==> flow/design.v <==
module neuron_intra_Nbits #(
    parameter N = 16,
    parameter N_INPUTS = 16,
    parameter LOG_N_INPUTS = 4  
) (
    input  wire                         clk,
    input  wire                         rst,
    input  wire                         en,
    input  wire signed [N*N_INPUTS-1:0] W,     
    input  wire signed [N*N_INPUTS-1:0] X_N,   
    output reg signed [         N-1:0] Out
);
  wire signed [2*N*N_INPUTS-1:0] prod;
  wire signed [         N-1:0] act_out;
  genvar i;
  generate
    for (i = 0; i < N_INPUTS; i = i + 1) begin : mults
      wire signed [N-1:0] Wi;
      wire signed [N-1:0] Xi;
      assign Wi = W[i*N+:N];
      assign Xi = X_N[i*N+:N];
      assign prod[i*2*N+:2*N] = Wi * Xi;
    end
  endgenerate
  genvar j, k;
  generate
    for (j = 0; j < LOG_N_INPUTS; j = j + 1) begin : ADDER_TREE
      wire signed [2*N*(N_INPUTS >> (j+1))-1:0] sum_stage;
      if(j == 0) begin
        for (k = 0; k < (N_INPUTS >> (j+1)); k = k + 1) begin : STAGE0
          assign sum_stage[2*k*N+:2*N] = prod[2*k*2*N+:2*N] + prod[(2*k+1)*2*N+:2*N];
        end
      end else begin
        for (k = 0; k < (N_INPUTS >> (j+1)); k = k + 1) begin : STAGEJ
          assign sum_stage[2*k*N+:2*N] = ADDER_TREE[j-1].sum_stage[2*k*2*N+:2*N] + ADDER_TREE[j-1].sum_stage[(2*k+1)*2*N+:2*N];
        end
      end
    end
    wire signed [2*N-1:0] sum_all;
    assign sum_all = ADDER_TREE[LOG_N_INPUTS-1].sum_stage;
  endgenerate
  reg signed [2*N-1:0] acc;
  always @(posedge clk or posedge rst) begin
    if (rst) begin
		acc <= 0;
		Out <= 0;
	 end
    else if (en) begin
		acc <= sum_all;
		Out <= act_out;
	 end
  end
  localparam signed [N-1:0] MAX_VAL = {1'b0, {(N-1){1'b1}}};  
  assign act_out = (acc < 0) ? 0 : (acc > MAX_VAL) ? MAX_VAL : acc;
endmodule
Reports on neuron_intra_Nbits --
The steps from the RTL of neuron_intra_Nbits to its reports follow in flow order. Line numbers count from 1 in the design file above. Not given: n/a
Inputs: design top neuron_intra_Nbits, clock input clk, standard-cell library sky130hd, corner tt_025C_1v80

Word-level counts --
Source: Yosys, flattened and elaborated, memories not mapped. Widths are those after wreduce; folded enables and synchronous resets count as part of the registers. Registers that Yosys merges into a memory's read port (data or address) are not register bits. Print and check cells do not count. Equal cells are merged and count once.
Word-level totals: bits in registers 48, input port bits 515, output and inout port bits 16, word-level cells 37
Cells by class: add/subtract/negate cells 15, multipliers 16, $lt $le $gt $ge 2, mux-type cells 2
Operator list (count):
- multiplier 16 x 16 -> 32 bit | 16
- adder 32 bit | 15
- < comparator 32 x 1 -> 1 bit (second input constant) | 1
- greater-than comparator 32 x 16 -> 1 bit (second input constant) | 1
- two-way mux 16 bit | 2

Depth --
Yosys ltp: most cells in a row. Word level: on the elaborated netlist, between registers, memories and ports. Mapped: between sequential cells and ports; inverters and the memories' decode and read muxes count.
Logic depth: depth after elaboration 5, ABC_AREA 0, depth in mapped cells 40, gate-level depth less buffers 39

Netlist --
The flow's flattened synthesis, as Yosys stat reports it; memories are mapped. The netlist is that of the ABC_AREA named above (0 if unset); the other value can give another one. The area totals of this step are shown rounded.
Synthesis totals: standard cells after synthesis 16236, chip area (Yosys) 160000 um2, area of sequential cells 1200 um2, flip-flops 48, buffers 522
Cells by type:
- sky130_fd_sc_hd__fa_1 | count 5042, total area 1.01E+05 um2
- sky130_fd_sc_hd__inv_1 | count 5257, total area 1.97E+04 um2
- sky130_fd_sc_hd__and2_1 | count 1760, total area 1.1E+04 um2
- sky130_fd_sc_hd__ha_1 | count 828, total area 1.04E+04 um2
- sky130_fd_sc_hd__nand2_1 | count 2113, total area 7.93E+03 um2
- sky130_fd_sc_hd__clkbuf_1 | count 509, total area 1.91E+03 um2
- sky130_fd_sc_hd__xnor2_1 | count 207, total area 1.81E+03 um2
- sky130_fd_sc_hd__dfrtp_1 | count 48, total area 1.2E+03 um2
- sky130_fd_sc_hd__nand2b_1 | count 162, total area 1.01E+03 um2
- sky130_fd_sc_hd__nor2b_1 | count 73, total area 456.688 um2
- sky130_fd_sc_hd__xor2_1 | count 34, total area 297.786 um2
- sky130_fd_sc_hd__mux2_2 | count 25, total area 281.52 um2
- sky130_fd_sc_hd__nor2_1 | count 48, total area 180.173 um2
- sky130_fd_sc_hd__o31ai_1 | count 18, total area 135.13 um2
- sky130_fd_sc_hd__a21oi_1 | count 23, total area 115.11 um2
- sky130_fd_sc_hd__a21o_1 | count 14, total area 105.101 um2
- sky130_fd_sc_hd__o21ai_0 | count 19, total area 95.091 um2
- sky130_fd_sc_hd__buf_1 | count 13, total area 48.797 um2
Not listed: further types 23, cells in them 43.

Timing after synthesis --
Path of least setup slack by OpenSTA after synthesis, without wires, with an ideal clock, recovery checks aside; 20% of the period is set as input and as output delay. Where synthesis merged equal registers, the netlist keeps one of their names.
Path post-synthesis: path type in2reg, from in W[63], to reg acc[31], clock period 13.5 ns, external input delay 2.700 ns, setup time 0.125 ns, time at the first pin 2.700 ns, arrival 12.563 ns, data required time 13.375 ns, slack 0.812 ns, delay of the path 9.988 ns, stages on the path 35, path buffers 1, period reached after synthesis 12.688 ns
"delay of the path" is the arrival time less input delay plus setup time. "stages on the path": output pins that drive a net of the path, with the launching flip-flop's if there is one; two outputs of one cell count as two. "period reached after synthesis" is the clock period less the worst setup slack; recovery checks do not enter. This is arithmetic on one report: input and output delays are still those of the set period (20% each). The rows between start and end are the longest chain of elaborated cells between them; the timing report does not say that the signal goes this way. Where chains are equally long, one stands for them. A line is the first line of the expression or statement that the cell stems from. Yosys adds cells for indexed reads and writes and turns some case tables into memories.
On the way, post-synthesis: cells stage by stage sky130_fd_sc_hd__clkbuf_1 sky130_fd_sc_hd__nand2_1 sky130_fd_sc_hd__inv_1 sky130_fd_sc_hd__fa_1 sky130_fd_sc_hd__fa_1 sky130_fd_sc_hd__inv_1 sky130_fd_sc_hd__fa_1 sky130_fd_sc_hd__fa_1 sky130_fd_sc_hd__fa_1 sky130_fd_sc_hd__fa_1 sky130_fd_sc_hd__inv_1 sky130_fd_sc_hd__fa_1 sky130_fd_sc_hd__inv_1 sky130_fd_sc_hd__fa_1 sky130_fd_sc_hd__inv_1 sky130_fd_sc_hd__fa_1 sky130_fd_sc_hd__fa_1 sky130_fd_sc_hd__fa_1 sky130_fd_sc_hd__fa_1 sky130_fd_sc_hd__inv_1 sky130_fd_sc_hd__fa_1 sky130_fd_sc_hd__inv_1 sky130_fd_sc_hd__ha_1 sky130_fd_sc_hd__a21o_1 sky130_fd_sc_hd__a21o_1 sky130_fd_sc_hd__a21oi_1 sky130_fd_sc_hd__o21ai_0 sky130_fd_sc_hd__a211o_1 sky130_fd_sc_hd__a21oi_2 sky130_fd_sc_hd__o21ai_1 sky130_fd_sc_hd__a21oi_1 sky130_fd_sc_hd__o21ai_1 sky130_fd_sc_hd__a21oi_2 sky130_fd_sc_hd__xnor2_1 sky130_fd_sc_hd__mux2_2, length of the longest elaborated chain 5, elaborated cells on any way between the ends 5, RTL lines with such cells 3, those cells by class add/sub: 4; mul: 1
RTL lines, path post-synthesis:
- from (decl) | line 9 | input  wire signed [N*N_INPUTS-1:0] W,
- multiplier 16 x 16 -> 32 bit | line 22 | assign prod[i*2*N+:2*N] = Wi * Xi;
- adder 32 bit | line 31 | assign sum_stage[2*k*N+:2*N] = prod[2*k*2*N+:2*N] + prod[(2*k+1)*2*N+:2*N];
- adder 32 bit x3 | line 35 | assign sum_stage[2*k*N+:2*N] = ADDER_TREE[j-1].sum_stage[2*k*2*N+:2*N] + ADDER_TREE[j-1].sum_stage[(2*k+1)*2*N ...
- to (assign) | line 45 | acc <= 0;
- to (assign) | line 49 | acc <= sum_all;
- to (decl) | line 42 | reg signed [2*N-1:0] acc;

Path in the finished layout --
Path of least setup slack in the final report of job 1 (OpenROAD, finished layout, wires in). Where an end is a register, its clock arrival counts in the times.
Path post-layout: path type in2reg, from in W[56], to reg acc[31], clock period 13.8 ns, external input delay 2.76 ns, setup time 0.11 ns, time at the first pin 2.76 ns, arrival 13.24 ns, data required time 14.02 ns, slack 0.78 ns, stages on the path 36, path buffers 2
The rows between start and end are the longest chain of elaborated cells between them; the timing report does not say that the signal goes this way. Where chains are equally long, one stands for them.
On the way, post-layout: cells stage by stage sky130_fd_sc_hd__clkdlybuf4s50_1 sky130_fd_sc_hd__buf_12 sky130_fd_sc_hd__nand2_1 sky130_fd_sc_hd__fa_1 sky130_fd_sc_hd__fa_1 sky130_fd_sc_hd__inv_1 sky130_fd_sc_hd__fa_1 sky130_fd_sc_hd__inv_1 sky130_fd_sc_hd__fa_2 sky130_fd_sc_hd__fa_2 sky130_fd_sc_hd__fa_1 sky130_fd_sc_hd__inv_1 sky130_fd_sc_hd__fa_2 sky130_fd_sc_hd__inv_2 sky130_fd_sc_hd__fa_2 sky130_fd_sc_hd__inv_4 sky130_fd_sc_hd__fa_1 sky130_fd_sc_hd__fa_2 sky130_fd_sc_hd__fa_1 sky130_fd_sc_hd__fa_1 sky130_fd_sc_hd__inv_1 sky130_fd_sc_hd__fa_1 sky130_fd_sc_hd__inv_2 sky130_fd_sc_hd__ha_4 sky130_fd_sc_hd__a21o_1 sky130_fd_sc_hd__a21o_1 sky130_fd_sc_hd__a21oi_2 sky130_fd_sc_hd__o21ai_1 sky130_fd_sc_hd__a211o_1 sky130_fd_sc_hd__a21oi_2 sky130_fd_sc_hd__o21ai_2 sky130_fd_sc_hd__a21oi_2 sky130_fd_sc_hd__o21ai_1 sky130_fd_sc_hd__a21oi_2 sky130_fd_sc_hd__xnor2_1 sky130_fd_sc_hd__mux2_2, length of the longest elaborated chain 5, elaborated cells on any way between the ends 5, RTL lines with such cells 3, those cells by class add/sub: 4; mul: 1
RTL lines, path post-layout:
- from (decl) | line 9 | input  wire signed [N*N_INPUTS-1:0] W,
- multiplier 16 x 16 -> 32 bit | line 22 | assign prod[i*2*N+:2*N] = Wi * Xi;
- adder 32 bit | line 31 | assign sum_stage[2*k*N+:2*N] = prod[2*k*2*N+:2*N] + prod[(2*k+1)*2*N+:2*N];
- adder 32 bit x3 | line 35 | assign sum_stage[2*k*N+:2*N] = ADDER_TREE[j-1].sum_stage[2*k*2*N+:2*N] + ADDER_TREE[j-1].sum_stage[(2*k+1)*2*N ...
- to (assign) | line 45 | acc <= 0;
- to (assign) | line 49 | acc <= sum_all;
- to (decl) | line 42 | reg signed [2*N-1:0] acc;

Design neuron_intra_Nbits on sky130hd. What follows are 4 stored runs of the flow, each under its own settings; their order means nothing. The constraints put input and output delay at 20% of the set period each and load the outputs with 0.01 pF.
"period reached" is the run's clock period less its worst setup slack. It is reckoned from that one timing run; input and output delays stay at 20% of the period that was set.
"allowed time less slack (worst setup path)": the worst setup path's part of the clock period (all of it between registers, 20% less for each end at a port) less its slack. A launch clock that arrives late makes it longer, a capture clock that arrives late makes it shorter.
The results are shown rounded.

[job 1] flow files
==> flow/run.sh <==
#!/bin/bash
# the make line also repeats the synthesis and layout settings of config.mk as NAME=value (left out here)
make -C /OpenROAD-flow-scripts/flow DESIGN_CONFIG=/design/flow/config.mk WORK_HOME=/design/flow/orfs CLKGATE_MAP_FILE= finish
==> flow/config.mk <==
export PLATFORM = sky130hd
export DESIGN_NAME = neuron_intra_Nbits
export DESIGN_NICKNAME = neuron_intra_Nbits
export VERILOG_FILES = /design/flow/design.v
export SDC_FILE = /design/flow/constraint.sdc
export NUM_CORES = 4
export LEC_CHECK = 0
export CAP_MARGIN = 15
export CELL_PAD_IN_SITES_DETAIL_PLACEMENT = 0
export CELL_PAD_IN_SITES_GLOBAL_PLACEMENT = 1
export CORE_MARGIN = 2
export CORE_UTILIZATION = 24
export CTS_CLUSTER_SIZE = 10
export GPL_ROUTABILITY_DRIVEN = 1
export GPL_TIMING_DRIVEN = 1
export HOLD_SLACK_MARGIN = -0.09
export MAX_ROUTING_LAYER = met5
export MIN_ROUTING_LAYER = met2
export PLACE_DENSITY_LB_ADDON = 0.09
export SETUP_SLACK_MARGIN = 1.87
export SLEW_MARGIN = 20
export TNS_END_PERCENT = 35
==> flow/constraint.sdc <==
create_clock -name core_clock -period 13.8 [get_ports {clk}]
set_input_delay 2.7600 -clock core_clock [delete_from_list [all_inputs] [get_ports {clk}]]
set_output_delay 2.7600 -clock core_clock [all_outputs]
set_load 0.01 [all_outputs]

[job 1] result: die area 660000 um2; post-route setup TNS 0.000 ns; smallest setup slack 0.78 ns; cell area after synthesis 160000 um2; utilization of the finished layout 28%; allowed time less slack (worst setup path) 10.26 ns; worst path kind in2reg; worst-case hold slack 0.50 ns; standard-cell area after layout 190000 um2; period reached 13.019 ns

[job 2] flow files
==> flow/run.sh <==
#!/bin/bash
# the make line also repeats the synthesis and layout settings of config.mk as NAME=value (left out here)
make -C /OpenROAD-flow-scripts/flow DESIGN_CONFIG=/design/flow/config.mk WORK_HOME=/design/flow/orfs CLKGATE_MAP_FILE= finish
==> flow/config.mk <==
export PLATFORM = sky130hd
export DESIGN_NAME = neuron_intra_Nbits
export DESIGN_NICKNAME = neuron_intra_Nbits
export VERILOG_FILES = /design/flow/design.v
export SDC_FILE = /design/flow/constraint.sdc
export NUM_CORES = 4
export LEC_CHECK = 0
export CAP_MARGIN = 10
export CORE_ASPECT_RATIO = 1.64
export CORE_MARGIN = 10
export CORE_UTILIZATION = 22
export CTS_CLUSTER_DIAMETER = 332
export CTS_CLUSTER_SIZE = 71
export GPL_ROUTABILITY_DRIVEN = 0
export MAX_ROUTING_LAYER = met4
export PLACE_DENSITY_LB_ADDON = 0.07
export SETUP_SLACK_MARGIN = 3.17
export SLEW_MARGIN = 35
==> flow/constraint.sdc <==
create_clock -name core_clock -period 13.5 [get_ports {clk}]
set_input_delay 2.7000 -clock core_clock [delete_from_list [all_inputs] [get_ports {clk}]]
set_output_delay 2.7000 -clock core_clock [all_outputs]
set_load 0.01 [all_outputs]

[job 2] result: allowed time less slack (worst setup path) 10.18 ns; worst path kind in2reg; post-route setup TNS 0.000 ns; smallest setup slack 0.62 ns; worst-case hold slack 0.48 ns; utilization of the finished layout 28%; period reached 12.881 ns; die area 750000 um2; cell area after synthesis 160000 um2; standard-cell area after layout 200000 um2

[job 3] flow files
==> flow/run.sh <==
#!/bin/bash
# the make line also repeats the synthesis and layout settings of config.mk as NAME=value (left out here)
make -C /OpenROAD-flow-scripts/flow DESIGN_CONFIG=/design/flow/config.mk WORK_HOME=/design/flow/orfs CLKGATE_MAP_FILE= finish
==> flow/config.mk <==
export PLATFORM = sky130hd
export DESIGN_NAME = neuron_intra_Nbits
export DESIGN_NICKNAME = neuron_intra_Nbits
export VERILOG_FILES = /design/flow/design.v
export SDC_FILE = /design/flow/constraint.sdc
export NUM_CORES = 4
export LEC_CHECK = 0
export CAP_MARGIN = 10
export CELL_PAD_IN_SITES_DETAIL_PLACEMENT = 0
export CELL_PAD_IN_SITES_GLOBAL_PLACEMENT = 1
export CORE_MARGIN = 2
export CORE_UTILIZATION = 24
export CTS_CLUSTER_SIZE = 78
export GPL_ROUTABILITY_DRIVEN = 1
export HOLD_SLACK_MARGIN = -0.09
export MAX_ROUTING_LAYER = met4
export PLACE_DENSITY_LB_ADDON = 0.09
export SETUP_SLACK_MARGIN = 1.87
export SLEW_MARGIN = 20
==> flow/constraint.sdc <==
create_clock -name core_clock -period 18.2 [get_ports {clk}]
set_input_delay 3.6400 -clock core_clock [delete_from_list [all_inputs] [get_ports {clk}]]
set_output_delay 3.6400 -clock core_clock [all_outputs]
set_load 0.01 [all_outputs]

[job 3] result: worst-case hold slack 0.51 ns; allowed time less slack (worst setup path) 11.78 ns; worst path kind in2reg; die area 660000 um2; standard-cell area after layout 170000 um2; period reached 15.418 ns; post-route setup TNS 0.000 ns; smallest setup slack 2.8 ns; utilization of the finished layout 26%; cell area after synthesis 160000 um2

[job 4] flow files
==> flow/run.sh <==
#!/bin/bash
# the make line also repeats the synthesis and layout settings of config.mk as NAME=value (left out here)
make -C /OpenROAD-flow-scripts/flow DESIGN_CONFIG=/design/flow/config.mk WORK_HOME=/design/flow/orfs CLKGATE_MAP_FILE= finish
==> flow/config.mk <==
export PLATFORM = sky130hd
export DESIGN_NAME = neuron_intra_Nbits
export DESIGN_NICKNAME = neuron_intra_Nbits
export VERILOG_FILES = /design/flow/design.v
export SDC_FILE = /design/flow/constraint.sdc
export NUM_CORES = 4
export LEC_CHECK = 0
export ABC_AREA = 1
export CAP_MARGIN = 5
export CELL_PAD_IN_SITES_DETAIL_PLACEMENT = 2
export CELL_PAD_IN_SITES_GLOBAL_PLACEMENT = 1
export CORE_MARGIN = 6
export CORE_UTILIZATION = 56
export CTS_CLUSTER_SIZE = 74
export GPL_ROUTABILITY_DRIVEN = 0
export HOLD_SLACK_MARGIN = 0.06
export PLACE_DENSITY = 0.64
export SLEW_MARGIN = 20
==> flow/constraint.sdc <==
create_clock -name core_clock -period 20.3 [get_ports {clk}]
set_input_delay 4.0600 -clock core_clock [delete_from_list [all_inputs] [get_ports {clk}]]
set_output_delay 4.0600 -clock core_clock [all_outputs]
set_load 0.01 [all_outputs]

[job 4] result: did not finish, placement stopped with DPL-0033
